==> flow/design.v <==
module Cfu (
    input               cmd_valid,
    output              cmd_ready,
    input      [9:0]    cmd_payload_function_id,
    input      [31:0]   cmd_payload_inputs_0,
    input      [31:0]   cmd_payload_inputs_1,
    output reg          rsp_valid,
    input               rsp_ready,
    output reg [31:0]   rsp_payload_outputs_0,
    input               reset,
    input               clk
);
    reg signed [31:0] InputOffset, FilterOffset;
    reg signed [31:0] accumulator;  
    reg signed [31:0] acc0, acc1, acc2, acc3;
    reg [31:0] global_input;
    wire [31:0] simd_input = (cmd_payload_function_id[9:3] == 7'd0) ? cmd_payload_inputs_0 : global_input;
    wire [31:0] simd_filter = (cmd_payload_function_id[9:3] == 7'd0) ? cmd_payload_inputs_1 : cmd_payload_inputs_0;
    wire signed [31:0] prod_0, prod_1, prod_2, prod_3;
    assign prod_0 = ($signed(simd_input[7 : 0]) + InputOffset) * ($signed(simd_filter[7 : 0]) + FilterOffset);
    assign prod_1 = ($signed(simd_input[15: 8]) + InputOffset) * ($signed(simd_filter[15: 8]) + FilterOffset);
    assign prod_2 = ($signed(simd_input[23:16]) + InputOffset) * ($signed(simd_filter[23:16]) + FilterOffset);
    assign prod_3 = ($signed(simd_input[31:24]) + InputOffset) * ($signed(simd_filter[31:24]) + FilterOffset);
    wire signed [31:0] sum_prods;
    assign sum_prods = prod_0 + prod_1 + prod_2 + prod_3;
    assign cmd_ready = ~rsp_valid;
    always @(posedge clk) begin
        if (reset) begin
            rsp_payload_outputs_0 <= 32'b0;
            rsp_valid <= 1'b0;
            InputOffset <= 32'd0;
            FilterOffset <= 32'd0;
            accumulator <= 32'd0;
            acc0 <= 32'd0;
            acc1 <= 32'd0;
            acc2 <= 32'd0;
            acc3 <= 32'd0;
            global_input <= 32'd0;
        end else if (rsp_valid) begin
            if (rsp_ready) rsp_valid <= 1'b0;
        end else if (cmd_valid) begin
            rsp_valid <= 1'b1;
            case (cmd_payload_function_id[9:3])
                7'd0: begin
                    accumulator <= accumulator + sum_prods;
                    rsp_payload_outputs_0 <= accumulator;
                end
                7'd1: begin
                    accumulator <= 32'd0;
                    rsp_payload_outputs_0 <= 32'd0;
                end
                7'd2: begin
                    InputOffset <= $signed(cmd_payload_inputs_0);
                    rsp_payload_outputs_0 <= $signed(cmd_payload_inputs_0);
                end
                7'd3: begin
                    FilterOffset <= $signed(cmd_payload_inputs_0);
                    rsp_payload_outputs_0 <= $signed(cmd_payload_inputs_0);
                end
                7'd4: begin
                    rsp_payload_outputs_0 <= accumulator;
                end
                7'd5: begin
                    global_input <= cmd_payload_inputs_0;
                end
                7'd6: begin
                    acc0 <= acc0 + sum_prods;
                end
                7'd7: begin
                    acc1 <= acc1 + sum_prods;
                end
                7'd8: begin
                    acc2 <= acc2 + sum_prods;
                end
                7'd9: begin
                    acc3 <= acc3 + sum_prods;
                end
                7'd10: begin
                    acc0 <= 32'd0;
                    acc1 <= 32'd0;
                    acc2 <= 32'd0;
                    acc3 <= 32'd0;
                end
                7'd11: rsp_payload_outputs_0 <= acc0;
                7'd12: rsp_payload_outputs_0 <= acc1;
                7'd13: rsp_payload_outputs_0 <= acc2;
                7'd14: rsp_payload_outputs_0 <= acc3;
                default: rsp_payload_outputs_0 <= 32'b0;
            endcase
        end
    end
endmodule
--- tool output ---
Tool chain data of Cfu
Module Cfu before and after one edit of its RTL, step after step.
"orig" refers to lines of the RTL above, "edited" to lines of the edited file.
"delta": "edited" minus "orig" as printed here. "rel_change_pct": 100 x difference / "orig".
Operators: Yosys type, input widths -> output width; for muxes data width and select width s.
{"block": "setup", "design": "Cfu", "clock": "clk", "library": "sky130hd", "pvt_corner": "tt_025C_1v80"}

The edit
Unified diff, file above to edited file.
The edit is scripted: it alters the design's behaviour and was not made to optimise anything.
begin of diff
@@ -15,5 +15,6 @@
     reg signed [31:0] acc0, acc1, acc2, acc3;
     reg [31:0] global_input;
-    wire [31:0] simd_input = (cmd_payload_function_id[9:3] == 7'd0) ? cmd_payload_inputs_0 : global_input;
+    reg [31:0] simd_input;
+    always @(posedge clk) simd_input <= (cmd_payload_function_id[9:3] == 7'd0) ? cmd_payload_inputs_0 : global_input;
     wire [31:0] simd_filter = (cmd_payload_function_id[9:3] == 7'd0) ? cmd_payload_inputs_1 : cmd_payload_inputs_0;
     wire signed [31:0] prod_0, prod_1, prod_2, prod_3;
end of diff

After elaboration
Source: Yosys, flattened and elaborated, memories not mapped. Widths are those after wreduce. Registers that Yosys merges into a memory's read port (data or address) are not register bits. Print and check cells do not count. Equal cells are merged and count once.
{"block": "bits", "item": "elab_cells", "orig": 75, "edited": 76, "delta": 1, "rel_change_pct": 1.33}
{"block": "bits", "item": "register_bits", "orig": 289, "edited": 321, "delta": 32, "rel_change_pct": 11.07}
{"block": "bits", "item": "output_inout_bits", "orig": 34, "edited": 34, "delta": 0, "rel_change_pct": 0.00}
{"block": "bits", "item": "in_bits", "orig": 78, "edited": 78, "delta": 0, "rel_change_pct": 0.00}
{"block": "classes", "item": "bitwise", "orig": 2, "edited": 2, "delta": 0, "rel_change_pct": 0.00}
{"block": "classes", "item": "reduce_and_logical", "orig": 18, "edited": 18, "delta": 0, "rel_change_pct": 0.00}
{"block": "classes", "item": "mux", "orig": 11, "edited": 11, "delta": 0, "rel_change_pct": 0.00}
{"block": "classes", "item": "addsub", "orig": 16, "edited": 16, "delta": 0, "rel_change_pct": 0.00}
{"block": "classes", "item": "n_eq", "orig": 14, "edited": 14, "delta": 0, "rel_change_pct": 0.00}
{"block": "classes", "item": "mul", "orig": 4, "edited": 4, "delta": 0, "rel_change_pct": 0.00}
Operator kinds equal on both sides are left out: 17.

Logic depth
Depth = most cells in a row (Yosys ltp): at word level without a register or memory, in the mapped netlist without a sequential cell, where the memories' decode and read muxes count.
{"block": "logic_depth", "item": "ltp_word", "orig": 9, "edited": 9, "delta": 0, "rel_change_pct": 0.00}
{"block": "logic_depth", "item": "ABC_AREA", "orig": "0", "edited": "0"}
{"block": "logic_depth", "item": "depth_mapped", "orig": 63, "edited": 62, "delta": -1, "rel_change_pct": -1.59}
{"block": "logic_depth", "item": "ltp_nobuf", "orig": 60, "edited": 61, "delta": 1, "rel_change_pct": 1.67}

Netlist
Yosys stat after the flow's synthesis: flattened, memories mapped to cells. It holds for the ABC_AREA given above (unset counts as 0); a run with the other value may have another netlist.
{"block": "types", "type": "sky130_fd_sc_hd__nor2_1", "orig": 1002, "edited": 874, "delta": -128, "rel_change_pct": -12.77}
{"block": "types", "type": "sky130_fd_sc_hd__nand2_1", "orig": 1507, "edited": 1628, "delta": 121, "rel_change_pct": 8.03}
{"block": "types", "type": "sky130_fd_sc_hd__nand3_1", "orig": 75, "edited": 136, "delta": 61, "rel_change_pct": 81.33}
{"block": "types", "type": "sky130_fd_sc_hd__dfxtp_1", "orig": 289, "edited": 321, "delta": 32, "rel_change_pct": 11.07}
{"block": "types", "type": "sky130_fd_sc_hd__nand2b_1", "orig": 91, "edited": 61, "delta": -30, "rel_change_pct": -32.97}
{"block": "types", "type": "sky130_fd_sc_hd__xnor2_1", "orig": 425, "edited": 452, "delta": 27, "rel_change_pct": 6.35}
{"block": "types", "type": "sky130_fd_sc_hd__inv_1", "orig": 2258, "edited": 2282, "delta": 24, "rel_change_pct": 1.06}
{"block": "types", "type": "sky130_fd_sc_hd__o21a_1", "orig": 56, "edited": 34, "delta": -22, "rel_change_pct": -39.29}
{"block": "types", "type": "sky130_fd_sc_hd__a22oi_1", "orig": 101, "edited": 80, "delta": -21, "rel_change_pct": -20.79}
{"block": "types", "type": "sky130_fd_sc_hd__xor2_1", "orig": 175, "edited": 158, "delta": -17, "rel_change_pct": -9.71}
{"block": "types", "type": "sky130_fd_sc_hd__nor2b_1", "orig": 92, "edited": 76, "delta": -16, "rel_change_pct": -17.39}
{"block": "types", "type": "sky130_fd_sc_hd__a21o_1", "orig": 113, "edited": 128, "delta": 15, "rel_change_pct": 13.27}
{"block": "types", "type": "sky130_fd_sc_hd__nor3_1", "orig": 102, "edited": 116, "delta": 14, "rel_change_pct": 13.73}
{"block": "types", "type": "sky130_fd_sc_hd__a211oi_1", "orig": 45, "edited": 31, "delta": -14, "rel_change_pct": -31.11}
{"block": "types", "type": "sky130_fd_sc_hd__o21bai_1", "orig": 31, "edited": 45, "delta": 14, "rel_change_pct": 45.16}
{"block": "types", "type": "sky130_fd_sc_hd__a222oi_1", "orig": 64, "edited": 52, "delta": -12, "rel_change_pct": -18.75}
{"block": "types", "type": "sky130_fd_sc_hd__or2_2", "orig": 38, "edited": 26, "delta": -12, "rel_change_pct": -31.58}
{"block": "types", "type": "sky130_fd_sc_hd__clkbuf_1", "orig": 392, "edited": 381, "delta": -11, "rel_change_pct": -2.81}
Cell types equal on both sides are left out: 13.
Not every row of either side is listed.
{"block": "mapped", "item": "flip_flops", "orig": 289, "edited": 321, "delta": 32, "rel_change_pct": 11.07}
{"block": "mapped", "item": "mapped_cells", "orig": 11251, "edited": 11247, "delta": -4, "rel_change_pct": -0.04}
{"block": "mapped", "item": "mapped_area_um2", "orig": 95400.2, "edited": 95402.7, "delta": 2.5, "rel_change_pct": 0.00}
{"block": "mapped", "item": "buf_cells", "orig": 396, "edited": 389, "delta": -7, "rel_change_pct": -1.77}
{"block": "mapped", "item": "seq_area_um2", "orig": 5785.5, "edited": 6426.2, "delta": 640.7, "rel_change_pct": 11.07}

Worst setup path after synthesis
Path of least setup slack by OpenSTA after synthesis, without wires, with an ideal clock, recovery checks aside; 20% of the period is set as input and as output delay. Where synthesis merged equal registers, the netlist keeps one of their names.
{"block": "synth_timing", "item": "path_kind", "orig": "input -> register", "edited": "input -> register"}
{"block": "synth_timing", "item": "start", "orig": "input port cmd_payload_function_id[4]", "edited": "input port cmd_payload_function_id[9]"}
{"block": "synth_timing", "item": "end", "orig": "register acc0[31]", "edited": "register acc2[31]"}
{"block": "synth_timing", "item": "path_delay_ns", "orig": 14.320, "edited": 14.734, "delta": 0.414, "rel_change_pct": 2.89}
{"block": "synth_timing", "item": "input_delay_ns", "orig": 4.000, "edited": 4.000, "delta": 0.000, "rel_change_pct": 0.00}
{"block": "synth_timing", "item": "slack_ns", "orig": 1.679, "edited": 1.266, "delta": -0.413}
{"block": "synth_timing", "item": "clock_period_ns", "orig": 20.0, "edited": 20.0, "delta": 0.0, "rel_change_pct": 0.00}
{"block": "synth_timing", "item": "t_first_pin_ns", "orig": 4.000, "edited": 4.000, "delta": 0.000, "rel_change_pct": 0.00}
{"block": "synth_timing", "item": "t_required_ns", "orig": 19.873, "edited": 19.926, "delta": 0.053, "rel_change_pct": 0.27}
{"block": "synth_timing", "item": "arrival_time_ns", "orig": 18.193, "edited": 18.660, "delta": 0.467, "rel_change_pct": 2.57}
{"block": "synth_timing", "item": "path_buffers", "orig": 3, "edited": 1, "delta": -2, "rel_change_pct": -66.67}
{"block": "synth_timing", "item": "setup_time_ns", "orig": 0.127, "edited": 0.074, "delta": -0.053}
{"block": "synth_timing", "item": "path_stages", "orig": 51, "edited": 53, "delta": 2, "rel_change_pct": 3.92}
{"block": "synth_timing", "item": "period_less_setup_slack_ns", "orig": 18.321, "edited": 18.734, "delta": 0.413, "rel_change_pct": 2.25}
"path_delay_ns" = arrival - input delay + setup time.
"path_stages": output pins that drive a net of the path, with the launching flip-flop's if there is one; two outputs of one cell count as two.
"period_less_setup_slack_ns" is the clock period less the worst setup slack; recovery checks do not enter. This is arithmetic on one report: input and output delays are still those of the set period (20% each).
The rows between start and end are the longest chain of elaborated cells between them; the timing report does not say that the signal goes this way. Where chains are equally long, one stands for them.
Each line given opens the expression or statement behind the cell; cells for indexed reads and writes are added by Yosys, which also makes memories of some case tables.
At most two assigning lines are given for a register; there are more.
{"block": "synth_between_orig", "path_cell_list": "sky130_fd_sc_hd__clkbuf_1 > sky130_fd_sc_hd__nor2_1 > sky130_fd_sc_hd__nand3_1 > sky130_fd_sc_hd__clkbuf_1 > sky130_fd_sc_hd__clkbuf_1 > sky130_fd_sc_hd__mux2_2 > sky130_fd_sc_hd__ha_1 > sky130_fd_sc_hd__inv_1 > sky130_fd_sc_hd__fa_1 > sky130_fd_sc_hd__nor2b_1 > sky130_fd_sc_hd__o31a_1 > sky130_fd_sc_hd__o211a_1 > sky130_fd_sc_hd__nor4_4 > sky130_fd_sc_hd__o21ai_2 > sky130_fd_sc_hd__o41ai_2 > sky130_fd_sc_hd__o211a_1 > sky130_fd_sc_hd__a21oi_1 > sky130_fd_sc_hd__a21o_1 > [15 not listed] > sky130_fd_sc_hd__xor2_1 > sky130_fd_sc_hd__xnor2_1 > sky130_fd_sc_hd__xnor2_1 > sky130_fd_sc_hd__xnor2_1 > sky130_fd_sc_hd__xnor2_1 > sky130_fd_sc_hd__xnor3_1 > sky130_fd_sc_hd__xnor2_1 > sky130_fd_sc_hd__xnor3_1 > sky130_fd_sc_hd__xor2_1 > sky130_fd_sc_hd__xnor3_1 > sky130_fd_sc_hd__xnor3_1 > sky130_fd_sc_hd__xnor3_1 > sky130_fd_sc_hd__xnor3_2 > sky130_fd_sc_hd__mux2_1 > sky130_fd_sc_hd__and2_1 > sky130_fd_sc_hd__mux2_2 > sky130_fd_sc_hd__a211oi_1 > sky130_fd_sc_hd__o32ai_1", "elab_chain_len": 9, "cells_between": 24, "classes_between": "12 x add/sub; 4 x mul; 2 x eq/ne; 3 x mux; 3 x reduce/logical"}
{"block": "synth_rtl_orig", "item": "start: declaration", "line_no": 4, "source": "input      [9:0]    cmd_payload_function_id,"}
{"block": "synth_rtl_orig", "item": "$logic_not 7->1", "line_no": 17, "source": "wire [31:0] simd_input = (cmd_payload_function_id[9:3] == 7'd0) ? cmd_payload_inputs_0 : global_input;"}
{"block": "synth_rtl_orig", "item": "$mux 32", "line_no": 17}
{"block": "synth_rtl_orig", "item": "$add 8x32->32", "line_no": 20, "source": "assign prod_0 = ($signed(simd_input[7 : 0]) + InputOffset) * ($signed(simd_filter[7 : 0]) + FilterOffset);"}
{"block": "synth_rtl_orig", "item": "$mul 32x32->32", "line_no": 20}
{"block": "synth_rtl_orig", "item": "$add 32x32->32 (3 in a row)", "line_no": 25, "source": "assign sum_prods = prod_0 + prod_1 + prod_2 + prod_3;"}
{"block": "synth_rtl_orig", "item": "$add 32x32->32", "line_no": 67, "source": "acc0 <= acc0 + sum_prods;"}
{"block": "synth_rtl_orig", "item": "$pmux 32 s2", "line_no": 43, "source": "case (cmd_payload_function_id[9:3])"}
{"block": "synth_rtl_orig", "item": "end: assignment", "line_no": 34, "source": "acc0 <= 32'd0;"}
{"block": "synth_rtl_orig", "item": "end: assignment", "line_no": 67}
{"block": "synth_rtl_orig", "item": "end: declaration", "line_no": 15, "source": "reg signed [31:0] acc0, acc1, acc2, acc3;"}
{"block": "synth_between_edited", "path_cell_list": "sky130_fd_sc_hd__or3_1 > sky130_fd_sc_hd__or3_1 > sky130_fd_sc_hd__nor3_1 > sky130_fd_sc_hd__clkbuf_1 > sky130_fd_sc_hd__mux2_2 > sky130_fd_sc_hd__ha_1 > sky130_fd_sc_hd__inv_1 > sky130_fd_sc_hd__fa_1 > sky130_fd_sc_hd__nand3b_1 > sky130_fd_sc_hd__a21oi_1 > sky130_fd_sc_hd__o2111ai_1 > sky130_fd_sc_hd__a21oi_1 > sky130_fd_sc_hd__o2111ai_1 > sky130_fd_sc_hd__a31oi_1 > sky130_fd_sc_hd__a21o_1 > sky130_fd_sc_hd__a21oi_1 > sky130_fd_sc_hd__o21ai_0 > sky130_fd_sc_hd__a21o_1 > [17 not listed] > sky130_fd_sc_hd__xnor2_1 > sky130_fd_sc_hd__xnor2_1 > sky130_fd_sc_hd__xnor2_1 > sky130_fd_sc_hd__xnor2_1 > sky130_fd_sc_hd__xnor2_1 > sky130_fd_sc_hd__xnor2_1 > sky130_fd_sc_hd__xnor2_1 > sky130_fd_sc_hd__xnor2_1 > sky130_fd_sc_hd__xnor3_1 > sky130_fd_sc_hd__xor2_1 > sky130_fd_sc_hd__xnor3_1 > sky130_fd_sc_hd__xnor3_1 > sky130_fd_sc_hd__xnor3_1 > sky130_fd_sc_hd__xor2_2 > sky130_fd_sc_hd__xor2_2 > sky130_fd_sc_hd__xnor2_1 > sky130_fd_sc_hd__or4_1 > sky130_fd_sc_hd__a31oi_1", "elab_chain_len": 9, "cells_between": 19, "classes_between": "8 x add/sub; 4 x mul; 2 x eq/ne; 2 x mux; 3 x reduce/logical"}
{"block": "synth_rtl_edited", "item": "start: declaration", "line_no": 4, "source": "input      [9:0]    cmd_payload_function_id,"}
{"block": "synth_rtl_edited", "item": "$logic_not 7->1", "line_no": 19, "source": "wire [31:0] simd_filter = (cmd_payload_function_id[9:3] == 7'd0) ? cmd_payload_inputs_1 : cmd_payload_inputs_0 ..."}
{"block": "synth_rtl_edited", "item": "$mux 32", "line_no": 19}
{"block": "synth_rtl_edited", "item": "$add 8x32->32", "line_no": 21, "source": "assign prod_0 = ($signed(simd_input[7 : 0]) + InputOffset) * ($signed(simd_filter[7 : 0]) + FilterOffset);"}
{"block": "synth_rtl_edited", "item": "$mul 32x32->32", "line_no": 21}
{"block": "synth_rtl_edited", "item": "$add 32x32->32 (3 in a row)", "line_no": 26, "source": "assign sum_prods = prod_0 + prod_1 + prod_2 + prod_3;"}
{"block": "synth_rtl_edited", "item": "$add 32x32->32", "line_no": 74, "source": "acc2 <= acc2 + sum_prods;"}
{"block": "synth_rtl_edited", "item": "$pmux 32 s2", "line_no": 44, "source": "case (cmd_payload_function_id[9:3])"}
{"block": "synth_rtl_edited", "item": "end: assignment", "line_no": 37, "source": "acc2 <= 32'd0;"}
{"block": "synth_rtl_edited", "item": "end: assignment", "line_no": 74}
{"block": "synth_rtl_edited", "item": "end: declaration", "line_no": 15, "source": "reg signed [31:0] acc0, acc1, acc2, acc3;"}

Worst path after layout
From the final timing report of each run of set A: the path of least setup slack in the routed layout; clock arrival at registers is part of the times.
{"block": "layout_timing", "item": "path_kind", "orig": "input -> register", "edited": "input -> register"}
{"block": "layout_timing", "item": "start", "orig": "input port cmd_payload_function_id[5]", "edited": "input port cmd_payload_function_id[9]"}
{"block": "layout_timing", "item": "end", "orig": "register acc3[31]", "edited": "register acc1[31]"}
{"block": "layout_timing", "item": "input_delay_ns", "orig": 4.00, "edited": 4.00, "delta": 0.00, "rel_change_pct": 0.00}
{"block": "layout_timing", "item": "path_buffers", "orig": 7, "edited": 8, "delta": 1, "rel_change_pct": 14.29}
{"block": "layout_timing", "item": "setup_time_ns", "orig": 0.16, "edited": 0.07, "delta": -0.09}
{"block": "layout_timing", "item": "path_stages", "orig": 55, "edited": 60, "delta": 5, "rel_change_pct": 9.09}
{"block": "layout_timing", "item": "clock_period_ns", "orig": 20.0, "edited": 20.0, "delta": 0.0, "rel_change_pct": 0.00}
{"block": "layout_timing", "item": "arrival_time_ns", "orig": 19.84, "edited": 19.86, "delta": 0.02, "rel_change_pct": 0.10}
{"block": "layout_timing", "item": "t_first_pin_ns", "orig": 4.00, "edited": 4.00, "delta": 0.00, "rel_change_pct": 0.00}
{"block": "layout_timing", "item": "t_required_ns", "orig": 20.39, "edited": 20.49, "delta": 0.10, "rel_change_pct": 0.49}
{"block": "layout_timing", "item": "slack_ns", "orig": 0.55, "edited": 0.63, "delta": 0.08}
The rows between start and end are the longest chain of elaborated cells between them; the timing report does not say that the signal goes this way. Where chains are equally long, one stands for them.
At most two assigning lines are given for a register; there are more.
{"block": "layout_between_orig", "path_cell_list": "sky130_fd_sc_hd__clkdlybuf4s50_1 > sky130_fd_sc_hd__nor2_2 > sky130_fd_sc_hd__nand3_4 > sky130_fd_sc_hd__buf_4 > sky130_fd_sc_hd__buf_4 > sky130_fd_sc_hd__mux2_2 > sky130_fd_sc_hd__ha_1 > sky130_fd_sc_hd__a21oi_1 > sky130_fd_sc_hd__o2111ai_1 > sky130_fd_sc_hd__a22oi_1 > sky130_fd_sc_hd__o31ai_2 > sky130_fd_sc_hd__o21a_1 > sky130_fd_sc_hd__o21ai_0 > sky130_fd_sc_hd__a21oi_1 > sky130_fd_sc_hd__o21a_1 > sky130_fd_sc_hd__o21ai_0 > sky130_fd_sc_hd__a221oi_1 > sky130_fd_sc_hd__buf_4 > [19 not listed] > sky130_fd_sc_hd__xnor2_1 > sky130_fd_sc_hd__xnor2_1 > sky130_fd_sc_hd__xnor3_1 > sky130_fd_sc_hd__xnor2_1 > sky130_fd_sc_hd__xnor3_1 > sky130_fd_sc_hd__xor2_1 > sky130_fd_sc_hd__buf_4 > sky130_fd_sc_hd__xnor3_1 > sky130_fd_sc_hd__xnor3_1 > sky130_fd_sc_hd__xnor3_1 > sky130_fd_sc_hd__xnor3_2 > sky130_fd_sc_hd__buf_4 > sky130_fd_sc_hd__xnor2_4 > sky130_fd_sc_hd__xnor2_4 > sky130_fd_sc_hd__xor2_1 > sky130_fd_sc_hd__nor2_1 > sky130_fd_sc_hd__o21ai_0 > sky130_fd_sc_hd__a21oi_1", "elab_chain_len": 9, "cells_between": 24, "classes_between": "12 x add/sub; 4 x mul; 2 x eq/ne; 3 x mux; 3 x reduce/logical"}
{"block": "layout_rtl_orig", "item": "start: declaration", "line_no": 4, "source": "input      [9:0]    cmd_payload_function_id,"}
{"block": "layout_rtl_orig", "item": "$logic_not 7->1", "line_no": 17, "source": "wire [31:0] simd_input = (cmd_payload_function_id[9:3] == 7'd0) ? cmd_payload_inputs_0 : global_input;"}
{"block": "layout_rtl_orig", "item": "$mux 32", "line_no": 17}
{"block": "layout_rtl_orig", "item": "$add 8x32->32", "line_no": 20, "source": "assign prod_0 = ($signed(simd_input[7 : 0]) + InputOffset) * ($signed(simd_filter[7 : 0]) + FilterOffset);"}
{"block": "layout_rtl_orig", "item": "$mul 32x32->32", "line_no": 20}
{"block": "layout_rtl_orig", "item": "$add 32x32->32 (3 in a row)", "line_no": 25, "source": "assign sum_prods = prod_0 + prod_1 + prod_2 + prod_3;"}
{"block": "layout_rtl_orig", "item": "$add 32x32->32", "line_no": 76, "source": "acc3 <= acc3 + sum_prods;"}
{"block": "layout_rtl_orig", "item": "$pmux 32 s2", "line_no": 43, "source": "case (cmd_payload_function_id[9:3])"}
{"block": "layout_rtl_orig", "item": "end: assignment", "line_no": 37, "source": "acc3 <= 32'd0;"}
{"block": "layout_rtl_orig", "item": "end: assignment", "line_no": 76}
{"block": "layout_rtl_orig", "item": "end: declaration", "line_no": 15, "source": "reg signed [31:0] acc0, acc1, acc2, acc3;"}
{"block": "layout_between_edited", "path_cell_list": "sky130_fd_sc_hd__clkdlybuf4s50_1 > sky130_fd_sc_hd__or3_1 > sky130_fd_sc_hd__or3_1 > sky130_fd_sc_hd__nor3_2 > sky130_fd_sc_hd__buf_4 > sky130_fd_sc_hd__buf_12 > sky130_fd_sc_hd__buf_8 > sky130_fd_sc_hd__mux2_2 > sky130_fd_sc_hd__buf_4 > sky130_fd_sc_hd__ha_1 > sky130_fd_sc_hd__a21o_1 > sky130_fd_sc_hd__a21o_1 > sky130_fd_sc_hd__a21oi_1 > sky130_fd_sc_hd__o21ai_0 > sky130_fd_sc_hd__or3_1 > sky130_fd_sc_hd__o221ai_1 > sky130_fd_sc_hd__a21oi_1 > sky130_fd_sc_hd__and2_1 > [24 not listed] > sky130_fd_sc_hd__xnor2_1 > sky130_fd_sc_hd__xnor2_1 > sky130_fd_sc_hd__buf_4 > sky130_fd_sc_hd__xnor2_1 > sky130_fd_sc_hd__xnor2_1 > sky130_fd_sc_hd__xnor2_1 > sky130_fd_sc_hd__xnor3_1 > sky130_fd_sc_hd__xor2_1 > sky130_fd_sc_hd__xnor3_1 > sky130_fd_sc_hd__xnor3_1 > sky130_fd_sc_hd__xnor3_1 > sky130_fd_sc_hd__xor2_2 > sky130_fd_sc_hd__buf_12 > sky130_fd_sc_hd__xor2_4 > sky130_fd_sc_hd__buf_4 > sky130_fd_sc_hd__xor2_1 > sky130_fd_sc_hd__or3_1 > sky130_fd_sc_hd__a21oi_1", "elab_chain_len": 9, "cells_between": 19, "classes_between": "8 x add/sub; 4 x mul; 2 x eq/ne; 2 x mux; 3 x reduce/logical"}
{"block": "layout_rtl_edited", "item": "start: declaration", "line_no": 4, "source": "input      [9:0]    cmd_payload_function_id,"}
{"block": "layout_rtl_edited", "item": "$logic_not 7->1", "line_no": 19, "source": "wire [31:0] simd_filter = (cmd_payload_function_id[9:3] == 7'd0) ? cmd_payload_inputs_1 : cmd_payload_inputs_0 ..."}
{"block": "layout_rtl_edited", "item": "$mux 32", "line_no": 19}
{"block": "layout_rtl_edited", "item": "$add 8x32->32", "line_no": 21, "source": "assign prod_0 = ($signed(simd_input[7 : 0]) + InputOffset) * ($signed(simd_filter[7 : 0]) + FilterOffset);"}
{"block": "layout_rtl_edited", "item": "$mul 32x32->32", "line_no": 21}
{"block": "layout_rtl_edited", "item": "$add 32x32->32 (3 in a row)", "line_no": 26, "source": "assign sum_prods = prod_0 + prod_1 + prod_2 + prod_3;"}
{"block": "layout_rtl_edited", "item": "$add 32x32->32", "line_no": 71, "source": "acc1 <= acc1 + sum_prods;"}
{"block": "layout_rtl_edited", "item": "$pmux 32 s2", "line_no": 44, "source": "case (cmd_payload_function_id[9:3])"}
{"block": "layout_rtl_edited", "item": "end: assignment", "line_no": 36, "source": "acc1 <= 32'd0;"}
{"block": "layout_rtl_edited", "item": "end: assignment", "line_no": 71}
{"block": "layout_rtl_edited", "item": "end: declaration", "line_no": 15, "source": "reg signed [31:0] acc0, acc1, acc2, acc3;"}

Measured runs
Both versions went through the flow (Yosys, OpenROAD) with the same settings in each pair. Constraints: input delay and output delay 20% of the set period each, output load 0.01 pF.
{"block": "settings_set_A", "CORE_UTILIZATION": 40, "period_ns": 20.0, "CAP_MARGIN": 20, "CORE_MARGIN": 2, "SLEW_MARGIN": 20}
{"block": "measured_set_A", "item": "post_route_util_pct", "orig": 44.7, "edited": 44.4, "delta": -0.3}
{"block": "measured_set_A", "item": "achieved_clock_period_ns", "orig": 19.448, "edited": 19.369, "delta": -0.079, "rel_change_pct": -0.41}
{"block": "measured_set_A", "item": "power_w", "orig": 0.002515, "edited": 0.002525, "delta": 0.000010, "rel_change_pct": 0.40}
{"block": "measured_set_A", "item": "die_area_um2", "orig": 242423.0, "edited": 242428.0, "delta": 5.0, "rel_change_pct": 0.00}
{"block": "measured_set_A", "item": "setup_tns_ns", "orig": 0.000, "edited": 0.000, "delta": 0.000}
{"block": "measured_set_A", "item": "synth_chip_area_um2", "orig": 95400.2, "edited": 95402.7, "delta": 2.5, "rel_change_pct": 0.00}
{"block": "measured_set_A", "item": "ws_setup_ns", "orig": 0.552, "edited": 0.631, "delta": 0.079}
"achieved_clock_period_ns" means the clock period less the worst setup slack. The figure is calculated, with input and output delays left at 20% of the set period.
"power_w" is the tool's figure for a default switching activity; nothing was simulated.
--- end ---
